==> flow/design.v <==
module LASER(
	CLK,
	RST,
	X,
	Y,
	C1X,
	C1Y,
	C2X,
	C2Y,
	DONE
);
input 		    CLK, RST;
input [3:0]         X, Y;
output reg	    DONE;
output reg [3:0]    C1X, C1Y, C2X, C2Y;
parameter    s_idle    = 'd0,
	     s_input   = 'd1,
	     s_circle1 = 'd2,
             s_circle2 = 'd3,
	     s_check   = 'd4,
	     s_output  = 'd5;
integer    i,j;
reg 	     map[0:15][0:15];
reg [2:0]    current_state, next_state;
reg [5:0]    cover_num1, best_num1, cover_num2, best_num2, previous_sum; 	
reg [6:0]    cnt, cnt1;
reg signed [4:0]    bias_x, bias_y;
reg signed [4:0]    cur_x, cur_y, cir1_x, cir1_y, cir2_x, cir2_y;
reg signed [4:0]    best_x1, best_y1, best_x2, best_y2;
reg signed [4:0]    last_x1, last_y1, last_x2, last_y2;
wire	convergence, search_finish, delay_flag;
wire    outside_x1, outside_y1, outside_x2, outside_y2;
wire signed[5:0]    dis1, dis2; 		
assign dis1 = (cur_x-cir1_x)*(cur_x-cir1_x) + (cur_y-cir1_y)*(cur_y-cir1_y);
assign dis2 = (cur_x-cir2_x)*(cur_x-cir2_x) + (cur_y-cir2_y)*(cur_y-cir2_y);
assign search_finish = (cnt == 'd63 && cnt1 == 'd80);
assign delay_flag = (cnt1 == 'd80);
assign convergence = (best_num1 + best_num2 <= previous_sum );
assign outside_x1 = (cir1_x + bias_x > 'd15 || cir1_x + bias_x < 0);
assign outside_y1 = (cir1_y + bias_y > 'd15 || cir1_y + bias_y < 0);
assign outside_x2 = (cir2_x + bias_x > 'd15 || cir2_x + bias_x < 0);
assign outside_y2 = (cir2_y + bias_y > 'd15 || cir2_y + bias_y < 0);
always@(posedge CLK) begin
        if(RST)	
            current_state <= s_idle;
        else	
	    current_state <= next_state;
end
always@(*) begin
        next_state = current_state;
        case(current_state)
            s_idle   : 			     next_state = s_input;
	    s_input  :  if(cnt == 'd39)	     next_state = s_circle1;
	    s_circle1:  if(search_finish)    next_state = s_circle2;
	    s_circle2:  if(search_finish)    next_state = s_check;
	    s_check  :  if(convergence)	     next_state = s_output;
	                else	             next_state = s_circle2;
	    s_output : 			     next_state = s_input;
        endcase
end
always@(posedge CLK) begin
        case(current_state)
            s_idle   :  if(RST)			       cnt <= 'd0;  
	    s_input  :  if(cnt == 'd39)		       cnt <= 'd0;
		        else 			       cnt <= cnt+1;
	    s_circle1:  if(next_state == s_circle2)    cnt <= 'd0;
		        else if(delay_flag)	       cnt <= cnt+1;
	    s_circle2:  if(next_state == s_check)      cnt <= 'd0;     
	                else if(delay_flag)	       cnt <= cnt+1;
	    s_output :				       cnt <= 'd0;					
        endcase
end
always@(posedge CLK) begin
        case(current_state)
            s_idle   :  if(RST)		  cnt1 <= 'd0;  
	    s_circle1:  if(delay_flag)    cnt1 <= 'd0;
	                else 		  cnt1 <= cnt1+1;
	    s_circle2:  if(delay_flag)	  cnt1 <= 'd0;
		        else 		  cnt1 <= cnt1+1;
	    s_output :			  cnt1 <= 'd0;
    endcase
end
always@(posedge CLK) begin
        case(current_state)
            s_idle   : if(RST)
		           for(i=0;i<16;i=i+1)
		               for(j=0;j<16;j=j+1)
		                   map[i][j] <= 'd0;
	    s_input  : map[X][Y] <= 'd1;
	    s_output : for(i=0;i<16;i=i+1)
		           for(j=0;j<16;j=j+1)
			       map[i][j] <= 'd0;		
        endcase
end
always@(posedge CLK) begin
	case(current_state)
		s_idle   : if(RST)    cur_x <= 0;
		s_circle1: 	      cur_x <= (outside_x1) ? 0 : cir1_x + bias_x;
		s_circle2:	      cur_x <= (outside_x2) ? 0 : cir2_x + bias_x;
		s_output : 	      cur_x <= 0;
	endcase
end
always@(posedge CLK) begin
	case(current_state)
		s_idle   : if(RST)    cur_y <= 0;
		s_circle1: 	      cur_y <= (outside_y1) ? 0 : cir1_y + bias_y;
		s_circle2:	      cur_y <= (outside_y2) ? 0 : cir2_y + bias_y;
		s_output : 	      cur_y <= 0;
	endcase
end
always@(posedge CLK) begin
	case(current_state)
	    s_idle   : 	if(RST)    
                            begin	
                                cir1_x <= 2; 			
                                cir1_y <= 0; 		 	
                            end
	    s_circle1:  if(delay_flag)			
			    begin	
			        if(cir1_x == 'd14)	
                                    begin	
                                        cir1_x <= 2; 			
                                        cir1_y <= cir1_y+2; 	
                                    end
			        else				
                                    begin	
                                        cir1_x <= cir1_x + 2;
				    end
			     end
			 else if(delay_flag)		
                             begin	
                                 cir1_x <= cir1_x + 2;
			     end 
	     s_check  :  if(!convergence)
		             begin   
                                 cir1_x <= best_x2;
		                 cir1_y <= best_y2;
		             end  
	     s_output :	 begin	
                             cir1_x <= 2; 			
                             cir1_y <= 0;
 			 end
	 endcase
end
always@(posedge CLK) begin
	case(current_state)
	    s_idle   : 	if(RST)					
                            begin
                                cir2_x <= 2; 			
                                cir2_y <= 0; 			
                            end
	    s_circle2:  if(delay_flag)
			    begin	
			        if(cir2_x == 'd14)	
                                    begin	
                                        cir2_x <= 2; 			
                                        cir2_y <= cir2_y+2;
                                    end
				else
				    begin
                                	cir2_x <= cir2_x + 2;
				    end
			     end
	    s_check  :  if(!convergence)
		            begin	
                                cir2_x <= 2; 			
                                cir2_y <= 0; 			
                            end
	    s_output :	
		        begin	
                            cir2_x <= 2; 			
                            cir2_y <= 0; 			
                        end
	endcase
end
always@(posedge CLK) begin
	case(current_state)
	    s_idle   :  if(RST)					
                            begin	
                                best_x1 <= 0; 
                                best_y1 <= 0; 												
                            end
	    s_circle1:  if(delay_flag)			
                            begin	
                                best_x1 <= (cover_num1 > best_num1) ? cir1_x : best_x1;
				best_y1 <= (cover_num1 > best_num1) ? cir1_y : best_y1;
                            end
	    s_check  :  if(!convergence)		
                            begin	
                                best_x1 <= best_x2;
			        best_y1 <= best_y2;										
                            end
	    s_output :							
                            begin	
                                best_x1 <= 0; 
				best_y1 <= 0; 												
                            end
	endcase
end
always@(posedge CLK) begin
	case(current_state)
            s_idle   : 	if(RST)					
                            begin
	                        best_x2 <= 0; 
				best_y2 <= 0;
 			    end
	    s_circle2:  if(delay_flag)			
                            begin
                         	best_x2 <= (cover_num2 > best_num2) ? cir2_x : best_x2;
				best_y2 <= (cover_num2 > best_num2) ? cir2_y : best_y2;
                            end 
	    s_output :	begin	
                            best_x2 <= 0; 
			    best_y2 <= 0; 	
                        end
	endcase
end
always@(posedge CLK) begin
	case(current_state)
	    s_idle   : if(RST) 					
                           bias_x <= -'d4;
	    s_circle1: if(bias_x == 'd4)
		           bias_x <= -'d4;
		       else
			   bias_x <= bias_x+1;
	    s_circle2: if(bias_x == 'd4)		
                           bias_x <= -'d4;
		       else	
			   bias_x <= bias_x+1;
	    s_output : bias_x <= -'d4;
	endcase
end
always@(posedge CLK) begin
	case(current_state)
	    s_idle   : if(RST) 					
                           bias_y <= -'d4;
	    s_circle1: if(delay_flag)			
                           bias_y <= -'d4;
		       else if(bias_x == 'd4)	
                           bias_y <= bias_y+1;	 			
	    s_circle2: if(delay_flag)			
                           bias_y <= -'d4;
		       else if(bias_x == 'd4)	
                           bias_y <= bias_y+1;	
	    s_output : bias_y <= -'d4;
	endcase
end
always@(posedge CLK) begin
	case(current_state)
	    s_idle   : if(RST) 												
                           cover_num1 <= 'd0;
	    s_circle1: if(delay_flag)										
                           cover_num1 <= 'd0;
		       else if(outside_x1 || outside_y1)					
                           cover_num1 <= cover_num1;
		       else if(dis1 <= 'sd16  && map[cur_x][cur_y] == 'd1)	
                           cover_num1 <= cover_num1+1;					 
	    s_output : 						 								
                       cover_num1 <= 'd0;
	endcase
end
always@(posedge CLK) begin
	case(current_state)
	    s_idle   : if(RST) 												
                           best_num1 <= 'd0;
	    s_circle1: if(delay_flag)										
                           best_num1 <= (cover_num1 > best_num1) ? cover_num1 : best_num1;					
	    s_check  : if(!convergence)										
                           best_num1 <= best_num2;		
	    s_output : 														
                           best_num1 <= 'd0;
	endcase
end
always@(posedge CLK) begin
	case(current_state)
	    s_idle   : if(RST) 												
                           cover_num2 <= 'd0;				
	    s_circle2: if(delay_flag)										
                           cover_num2 <= 'd0;
		       else if(outside_x2 || outside_y2)					
                           cover_num2 <= cover_num2;
		       else if(dis2 <= 'sd16  && map[cur_x][cur_y] == 'd1)	
                           cover_num2 <= (dis1 > 'sd16) ? cover_num2+1 : cover_num2;	
	    s_output : 														
                       cover_num2 <= 'd0;
	endcase
end
always@(posedge CLK) begin
	case(current_state)
	    s_idle   : if(RST) 												
                           best_num2 <= 'd0;				
	    s_circle2: if(delay_flag)										
                           best_num2 <= (cover_num2 > best_num2) ? cover_num2 : best_num2;
	    s_check	 : if(!convergence)										
                           best_num2 <= 'd0;
	    s_output : 														
                           best_num2 <= 'd0;
	endcase
end
always@(posedge CLK) begin
	case(current_state)
	    s_idle   : if(RST) 	           previous_sum <= 'd0;				
	    s_check  : if(!convergence)    previous_sum <= best_num1 + best_num2;	
	    s_output : 		           previous_sum <= 'd0;
	endcase
end
always@(posedge CLK) begin
	if(current_state == s_check && !convergence)
	begin
	    last_x1 <= best_x1;
	    last_y1 <= best_y1;
	    last_x2 <= best_x2;
	    last_y2 <= best_y2;
	end
	else if(current_state == s_output)
	begin
            last_x1 <= 'd0;
	    last_y1 <= 'd0;
	    last_x2 <= 'd0;
	    last_y2 <= 'd0;
	end
end
always@(posedge CLK) begin
	if(next_state == s_output)    DONE <= 'd1;
	else			      DONE <= 'd0;
end
always@(posedge CLK) begin
	if(next_state == s_output) 
	begin
	    C1X <= last_x1[3:0];
	    C1Y <= last_y1[3:0];
	    C2X <= last_x2[3:0];
	    C2Y <= last_y2[3:0];
	end
	else
	begin
	    C1X <= 'd0;
	    C1Y <= 'd0;
	    C2X <= 'd0;
	    C2Y <= 'd0;
	end
end
endmodule 
## Tool chain data of LASER

Each step is given for the RTL above and for the edited RTL.
Lines under "unedited" count in the file above, lines under "edited" in the edited file.
"change" is "edited" less "unedited", of the values as shown; "relative change" is that difference over "unedited", in percent.
Library cell names are shortened.
Not given: n/a

| inputs | value |
|---|---|
| top | LASER |
| clock port | CLK |
| cell library | sky130hd |
| corner | tt_025C_1v80 |

## The edit

Unified diff, file above to edited file.
A script made this edit. It was not meant as an optimisation and need not keep what the design does.

```diff
@@ -97,5 +97,5 @@
 		s_idle   : if(RST)    cur_x <= 0;
 		s_circle1: 	      cur_x <= (outside_x1) ? 0 : cir1_x + bias_x;
-		s_circle2:	      cur_x <= (outside_x2) ? 0 : cir2_x + bias_x;
+		s_circle2:	      cur_x <= (outside_x2) ? 0 : cir2_x * bias_x;
 		s_output : 	      cur_x <= 0;
 	endcase
```

## Word level

Counts by Yosys on the flattened word-level netlist (proc, flatten, opt, wreduce; memories kept). Register bits leave out memories and registers merged into their read ports (data or address). Print and check cells are left out.
Memory sizes are those after Yosys's memory passes, which may raise the word count (mostly to a power of two), join words into wider ones and drop unused or constant bits.

Bit counts:

| what | unedited | edited | change | relative change (%) |
|---|---|---|---|---|
| bits in writable memories | 256 | 256 | 0 | 0.00 |
| memories kept | 1 | 1 | 0 | 0.00 |
| output and inout bits | 17 | 17 | 0 | 0.00 |
| flip-flop bits (word level) | 138 | 138 | 0 | 0.00 |
| input port bits | 10 | 10 | 0 | 0.00 |

Operators by class:

| what | unedited | edited | change | relative change (%) |
|---|---|---|---|---|
| reduce/logical cells | 35 | 35 | 0 | 0.00 |
| add/subtract/negate cells | 27 | 27 | 0 | 0.00 |
| equal/unequal tests | 28 | 28 | 0 | 0.00 |
| bitwise logic cells | 7 | 7 | 0 | 0.00 |
| mux-type cells | 93 | 93 | 0 | 0.00 |
| multipliers | 4 | 5 | +1 | +25.00 |
| order comparisons | 14 | 14 | 0 | 0.00 |

Operators by type and width:

| kind | unedited | edited | change | relative change (%) |
|---|---|---|---|---|
| 5-bit by 5-bit multiplier with 5-bit output | 0 | 1 | +1 | n/a |
| 5-bit two-way mux | 26 | 26 | 0 | 0.00 |
| 6-bit two-way mux | 15 | 15 | 0 | 0.00 |
| 4-bit two-way mux | 10 | 10 | 0 | 0.00 |
| 5-bit by 5-bit adder with 6-bit output | 8 | 8 | 0 | 0.00 |
| 2-bit inequality test (second input constant) | 8 | 8 | 0 | 0.00 |
| 1-bit OR | 7 | 7 | 0 | 0.00 |
| 1-bit logical OR | 6 | 6 | 0 | 0.00 |
| 1-bit two-way mux | 6 | 6 | 0 | 0.00 |
| 7-bit two-way mux | 6 | 6 | 0 | 0.00 |
| 5-bit parallel mux with 4-bit select | 6 | 6 | 0 | 0.00 |
| 5-bit AND reduction | 5 | 5 | 0 | 0.00 |
| 5-bit by 3-bit adder with 5-bit output (second input constant) | 4 | 4 | 0 | 0.00 |
| 3-bit == test (second input constant) | 4 | 4 | 0 | 0.00 |
| 6-bit by 4-bit > comparator with 1-bit output (second input constant) | 4 | 4 | 0 | 0.00 |
| 1-bit logical AND | 4 | 4 | 0 | 0.00 |
| 6-bit by 1-bit less-than comparator with 1-bit output (second input constant) | 4 | 4 | 0 | 0.00 |
| 6-bit by 6-bit multiplier with 6-bit output | 4 | 4 | 0 | 0.00 |
| 3-bit two-way mux | 4 | 4 | 0 | 0.00 |
| 3-bit inequality test (second input constant) | 4 | 4 | 0 | 0.00 |
| 5-bit parallel mux with 3-bit select | 4 | 4 | 0 | 0.00 |
| 4-bit AND reduction | 4 | 4 | 0 | 0.00 |
| 5-bit by 5-bit subtractor with 6-bit output | 4 | 4 | 0 | 0.00 |
| 6-bit adder | 3 | 3 | 0 | 0.00 |
| 3-bit by 2-bit == test with 1-bit output (second input constant) | 3 | 3 | 0 | 0.00 |
| 6-bit parallel mux with 3-bit select | 3 | 3 | 0 | 0.00 |
| 3-bit nonzero test | 3 | 3 | 0 | 0.00 |
| 4-bit nonzero test | 3 | 3 | 0 | 0.00 |

The list need not be complete.

## Depth

Longest topological path by Yosys (ltp), each cell counted once; first at word level (registers and memories cut), then after technology mapping (sequential cells cut; the memories' decode and read muxes count).

Depth:

| what | unedited | edited | change | relative change (%) |
|---|---|---|---|---|
| depth after elaboration | 9 | 9 | 0 | 0.00 |
| ABC_AREA | 0 | 0 | n/a | n/a |
| gate-level depth with buffers | 25 | 25 | 0 | 0.00 |
| mapped depth without buffers | 25 | 25 | 0 | 0.00 |

## Mapped cells and area

Yosys stat after the flow's synthesis: flattened, memories mapped to cells. It holds for the ABC_AREA given above (unset counts as 0); a run with the other value may have another netlist.

Synthesis totals:

| what | unedited | edited | change | relative change (%) |
|---|---|---|---|---|
| cell count | 1811 | 1834 | +23 | +1.27 |
| synthesis area (mm^2) | 0.0183776 | 0.0183701 | -0.0000075 | -0.04 |
| sequential part of the area (mm^2) | 0.0087484 | 0.0087484 | 0.0000000 | 0.00 |
| mapped flip-flops | 384 | 384 | 0 | 0.00 |

Cells by type:

| type | unedited | edited | change | relative change (%) |
|---|---|---|---|---|
| nand2_1 | 313 | 345 | +32 | +10.22 |
| and2_1 | 38 | 48 | +10 | +26.32 |
| and3_1 | 28 | 18 | -10 | -35.71 |
| a22oi_1 | 9 | 0 | -9 | -100.00 |
| mux4_2 | 60 | 67 | +7 | +11.67 |
| a21oi_1 | 32 | 25 | -7 | -21.88 |
| nand3_1 | 32 | 39 | +7 | +21.88 |
| nor3_1 | 13 | 20 | +7 | +53.85 |
| buf_4 | 12 | 6 | -6 | -50.00 |
| buf_1 | 2 | 8 | +6 | +300.00 |
| o21a_1 | 10 | 5 | -5 | -50.00 |
| mux2_2 | 5 | 0 | -5 | -100.00 |
| clkbuf_1 | 76 | 80 | +4 | +5.26 |
| nor2b_1 | 17 | 13 | -4 | -23.53 |
| nand2b_1 | 14 | 10 | -4 | -28.57 |
| o21ai_0 | 248 | 251 | +3 | +1.21 |
| ha_1 | 94 | 97 | +3 | +3.19 |
| xnor2_1 | 55 | 58 | +3 | +5.45 |

The list need not be complete.

## Timing after synthesis

Path of least setup slack by OpenSTA after synthesis, without wires, with an ideal clock, recovery checks aside; 20% of the period is set as input and as output delay. Where synthesis merged equal registers, the netlist keeps one of their names.

Timing post-synthesis:

| what | unedited | edited | change | relative change (%) |
|---|---|---|---|---|
| kind | reg-to-reg | reg-to-reg | n/a | n/a |
| start point | register cur_x[1] | register cur_x[1] | n/a | n/a |
| end point | register cover_num1[0] | register cover_num2[0] | n/a | n/a |
| path delay (ns) | 5.512 | 5.260 | -0.252 | -4.57 |
| path buffers | 0 | 0 | 0 | n/a |
| period (ns) | 6.0 | 6.0 | 0.0 | 0.00 |
| required time (ns) | 5.640 | 5.680 | +0.040 | +0.71 |
| arrival time (ns) | 5.152 | 4.940 | -0.212 | -4.11 |
| library setup time (ns) | 0.360 | 0.320 | -0.040 | n/a |
| stages | 22 | 23 | +1 | +4.55 |
| launch time at the first pin (ns) | 0.000 | 0.000 | 0.000 | n/a |
| slack (ns) | 0.488 | 0.740 | +0.252 | n/a |
| period reached after synthesis (ns) | 5.512 | 5.26 | -0.252 | -4.57 |

"path delay" = arrival - input delay + setup time.
"stages" counts driving pins, that of a launching flip-flop among them; a cell with two outputs on the path counts twice.
"period reached after synthesis" = period - worst setup slack (recovery checks aside). The figure is calculated, with input and output delays left at 20% of the set period.
The rows between start and end are the longest chain of elaborated cells between them; the timing report does not say that the signal goes this way. Where chains are equally long, one stands for them.
Each line given opens the expression or statement behind the cell; cells for indexed reads and writes are added by Yosys, which also makes memories of some case tables.
A register here has more assigning lines than the two given.
unedited: The path ends at the enable pin of a flip-flop; only ways to that pin are counted.

| on the way, post-synthesis, unedited | value |
|---|---|
| cells stage by stage | edfxtp_1 -> fa_1 -> a21o_1 -> a21oi_1 -> xnor2_1 -> nand2_1 -> fa_1 -> inv_1 -> ha_1 -> fa_1 -> ha_1 -> inv_1 -> fa_1 -> inv_1 -> ha_1 -> xnor2_1 -> xnor2_1 -> xnor2_1 -> xnor2_1 -> nor2_1 -> or3_1 -> o21bai_1 |
| length of the longest elaborated chain | 7 |

RTL lines, path post-synthesis, unedited:

| what | line | RTL |
|---|---|---|
| from (decl) | 28 | `reg signed [4:0]    cur_x, cur_y, cir1_x, cir1_y, cir2_x, cir2_y;` |
| from (assign) | 98 | `s_circle1: cur_x <= (outside_x1) ? 0 : cir1_x + bias_x;` |
| from (assign) | 99 | `s_circle2: cur_x <= (outside_x2) ? 0 : cir2_x + bias_x;` |
| 5-bit by 5-bit subtractor with 6-bit output | 34 | `assign dis1 = (cur_x-cir1_x)*(cur_x-cir1_x) + (cur_y-cir1_y)*(cur_y-cir1_y);` |
| 6-bit by 6-bit multiplier with 6-bit output | 34 |  |
| 6-bit adder | 34 |  |
| 6-bit less-or-equal comparator | 256 | `else if(dis1 <= 'sd16 && map[cur_x][cur_y] == 'd1)` |
| 1-bit logical AND | 256 |  |
| 3-bit inequality test | n/a |  |
| 4-bit AND reduction | n/a |  |
| to (assign) | 255 | `cover_num1 <= cover_num1;` |
| to (assign) | 257 | `cover_num1 <= cover_num1+1;` |
| to (decl) | 25 |  |

edited: The path ends at the enable pin of a flip-flop; only ways to that pin are counted.

| on the way, post-synthesis, edited | value |
|---|---|
| cells stage by stage | edfxtp_1 -> fa_1 -> a21o_1 -> a21oi_1 -> xnor2_1 -> nand2_1 -> fa_1 -> inv_1 -> ha_1 -> fa_1 -> ha_1 -> inv_1 -> fa_1 -> inv_1 -> ha_1 -> xnor2_1 -> xnor2_1 -> xnor2_1 -> xnor2_1 -> nor2_1 -> nand4_1 -> a31oi_1 -> a22o_1 |
| length of the longest elaborated chain | 7 |

RTL lines, path post-synthesis, edited:

| what | line | RTL |
|---|---|---|
| from (decl) | 28 | `reg signed [4:0]    cur_x, cur_y, cir1_x, cir1_y, cir2_x, cir2_y;` |
| from (assign) | 98 | `s_circle1: cur_x <= (outside_x1) ? 0 : cir1_x + bias_x;` |
| from (assign) | 99 | `s_circle2: cur_x <= (outside_x2) ? 0 : cir2_x * bias_x;` |
| 5-bit by 5-bit subtractor with 6-bit output | 35 | `assign dis2 = (cur_x-cir2_x)*(cur_x-cir2_x) + (cur_y-cir2_y)*(cur_y-cir2_y);` |
| 6-bit by 6-bit multiplier with 6-bit output | 35 |  |
| 6-bit adder | 35 |  |
| 6-bit less-or-equal comparator | 282 | `else if(dis2 <= 'sd16 && map[cur_x][cur_y] == 'd1)` |
| 1-bit logical AND | 282 |  |
| 5-bit inequality test | n/a |  |
| 5-bit AND reduction | n/a |  |
| to (assign) | 281 | `cover_num2 <= cover_num2;` |
| to (assign) | 283 | `cover_num2 <= (dis1 > 'sd16) ? cover_num2+1 : cover_num2;` |
| to (decl) | 25 |  |

## Worst path after layout

Path of least setup slack in the final report of the runs of pair 1 (OpenROAD, finished layout, wires in). Where an end is a register, its clock arrival counts in the times.

Timing post-layout:

| what | unedited | edited | change | relative change (%) |
|---|---|---|---|---|
| kind | reg-to-reg | reg-to-reg | n/a | n/a |
| start point | register cur_x[1] | register cur_x[1] | n/a | n/a |
| end point | register cover_num1[1] | register cover_num2[3] | n/a | n/a |
| slack (ns) | 0.28 | 0.37 | +0.09 | n/a |
| period (ns) | 6.0 | 6.0 | 0.0 | 0.00 |
| path buffers | 1 | 0 | -1 | -100.00 |
| stages | 23 | 23 | 0 | 0.00 |
| library setup time (ns) | 0.28 | 0.30 | +0.02 | n/a |
| launch time at the first pin (ns) | 0.55 | 0.54 | -0.01 | -1.82 |
| arrival time (ns) | 5.99 | 5.87 | -0.12 | -2.00 |
| required time (ns) | 6.27 | 6.24 | -0.03 | -0.48 |

The rows between start and end are the longest chain of elaborated cells between them; the timing report does not say that the signal goes this way. Where chains are equally long, one stands for them.
A register here has more assigning lines than the two given.
unedited: The path ends at the enable pin of a flip-flop; only ways to that pin are counted.

| on the way, post-layout, unedited | value |
|---|---|
| cells stage by stage | edfxtp_1 -> fa_1 -> a21o_1 -> a21oi_1 -> xnor2_1 -> nand2_1 -> fa_1 -> inv_1 -> ha_1 -> fa_1 -> ha_1 -> inv_1 -> fa_1 -> inv_1 -> ha_1 -> xnor2_1 -> xnor2_1 -> xnor2_1 -> xnor2_1 -> nor2_1 -> or3_1 -> o21bai_1 -> buf_4 |
| length of the longest elaborated chain | 7 |

RTL lines, path post-layout, unedited:

| what | line | RTL |
|---|---|---|
| from (decl) | 28 | `reg signed [4:0]    cur_x, cur_y, cir1_x, cir1_y, cir2_x, cir2_y;` |
| from (assign) | 98 | `s_circle1: cur_x <= (outside_x1) ? 0 : cir1_x + bias_x;` |
| from (assign) | 99 | `s_circle2: cur_x <= (outside_x2) ? 0 : cir2_x + bias_x;` |
| 5-bit by 5-bit subtractor with 6-bit output | 34 | `assign dis1 = (cur_x-cir1_x)*(cur_x-cir1_x) + (cur_y-cir1_y)*(cur_y-cir1_y);` |
| 6-bit by 6-bit multiplier with 6-bit output | 34 |  |
| 6-bit adder | 34 |  |
| 6-bit less-or-equal comparator | 256 | `else if(dis1 <= 'sd16 && map[cur_x][cur_y] == 'd1)` |
| 1-bit logical AND | 256 |  |
| 3-bit inequality test | n/a |  |
| 4-bit AND reduction | n/a |  |
| to (assign) | 255 | `cover_num1 <= cover_num1;` |
| to (assign) | 257 | `cover_num1 <= cover_num1+1;` |
| to (decl) | 25 |  |

edited: The path ends at the enable pin of a flip-flop; only ways to that pin are counted.

| on the way, post-layout, edited | value |
|---|---|
| cells stage by stage | edfxtp_1 -> fa_1 -> a21o_1 -> a21oi_1 -> xnor2_1 -> nand2_1 -> fa_1 -> inv_1 -> ha_1 -> fa_1 -> ha_1 -> inv_1 -> fa_1 -> inv_1 -> ha_1 -> xnor2_1 -> xnor2_1 -> xnor2_1 -> xnor2_1 -> nor2_1 -> nand4_1 -> a31oi_1 -> a22o_2 |
| length of the longest elaborated chain | 7 |

RTL lines, path post-layout, edited:

| what | line | RTL |
|---|---|---|
| from (decl) | 28 | `reg signed [4:0]    cur_x, cur_y, cir1_x, cir1_y, cir2_x, cir2_y;` |
| from (assign) | 98 | `s_circle1: cur_x <= (outside_x1) ? 0 : cir1_x + bias_x;` |
| from (assign) | 99 | `s_circle2: cur_x <= (outside_x2) ? 0 : cir2_x * bias_x;` |
| 5-bit by 5-bit subtractor with 6-bit output | 35 | `assign dis2 = (cur_x-cir2_x)*(cur_x-cir2_x) + (cur_y-cir2_y)*(cur_y-cir2_y);` |
| 6-bit by 6-bit multiplier with 6-bit output | 35 |  |
| 6-bit adder | 35 |  |
| 6-bit less-or-equal comparator | 282 | `else if(dis2 <= 'sd16 && map[cur_x][cur_y] == 'd1)` |
| 1-bit logical AND | 282 |  |
| 5-bit inequality test | n/a |  |
| 5-bit AND reduction | n/a |  |
| to (assign) | 281 | `cover_num2 <= cover_num2;` |
| to (assign) | 283 | `cover_num2 <= (dis1 > 'sd16) ? cover_num2+1 : cover_num2;` |
| to (decl) | 25 |  |

## Flow runs

Both versions went through the flow (Yosys, OpenROAD) with the same settings in each pair. Constraints: input delay and output delay 20% of the set period each, output load 0.01 pF.

| settings, pair 1 | value |
|---|---|
| period_ns | 6.0 |
| CAP_MARGIN | 20 |
| CORE_MARGIN | 2 |
| CORE_UTILIZATION | 40 |
| SLEW_MARGIN | 20 |

Measured results, pair 1:

| what | unedited | edited | change | relative change (%) |
|---|---|---|---|---|
| worst setup slack after layout (ns) | 0.277 | 0.371 | +0.094 | n/a |
| die footprint (mm^2) | 0.0476745 | 0.0476549 | -0.0000196 | -0.04 |
| post-layout utilization (%) | 45.0 | 45.4 | +0.4 | n/a |
| lowest hold slack (ns) | 0.445 | 0.435 | -0.010 | n/a |
| total power after layout (mW) | 5.959 | 6.079 | +0.120 | +2.01 |
| setup TNS (ns) | 0.000 | 0.000 | 0.000 | n/a |
| area of the synthesized netlist (mm^2) | 0.0183776 | 0.0183701 | -0.0000075 | -0.04 |
| standard-cell area of the final layout (mm^2) | 0.0204346 | 0.0206073 | +0.0001727 | +0.85 |
| achieved period (ns) | 5.723 | 5.629 | -0.094 | -1.64 |

| settings, pair 2 | value |
|---|---|
| ABC_AREA | 0 |
| CELL_PAD_IN_SITES_DETAIL_PLACEMENT | 0 |
| CELL_PAD_IN_SITES_GLOBAL_PLACEMENT | 0 |
| CORE_ASPECT_RATIO | 1.0 |
| CORE_UTILIZATION | 70 |
| GPL_TIMING_DRIVEN | 1 |
| PLACE_DENSITY_LB_ADDON | 0.09 |
| SETUP_SLACK_MARGIN | -0.0 |
| TNS_END_PERCENT | 65 |
| period_ns | 5.3 |
| CAP_MARGIN | 20 |
| CORE_MARGIN | 2 |
| SLEW_MARGIN | 20 |

Measured results, pair 2:

| what | unedited | edited | change | relative change (%) |
|---|---|---|---|---|
| worst setup slack after layout (ns) | -0.240 | -0.128 | +0.112 | n/a |
| die footprint (mm^2) | 0.027566 | 0.0275543 | -0.0000117 | -0.04 |
| post-layout utilization (%) | 78.5 | 79.1 | +0.6 | n/a |
| lowest hold slack (ns) | 0.448 | 0.438 | -0.010 | n/a |
| total power after layout (mW) | 6.797 | 6.810 | +0.013 | +0.19 |
| setup TNS (ns) | -2.314 | -0.838 | +1.476 | n/a |
| area of the synthesized netlist (mm^2) | 0.0183776 | 0.0183701 | -0.0000075 | -0.04 |
| standard-cell area of the final layout (mm^2) | 0.020332 | 0.0204834 | +0.0001514 | +0.74 |
| achieved period (ns) | 5.540 | 5.428 | -0.112 | -2.02 |

"achieved period" means the clock period less the worst setup slack. The figure is calculated, with input and output delays left at 20% of the set period.
By "total power after layout" is meant OpenSTA's value without simulated activity: inputs other than the clock are taken to toggle once in ten clock periods, and the tool carries that through the logic.
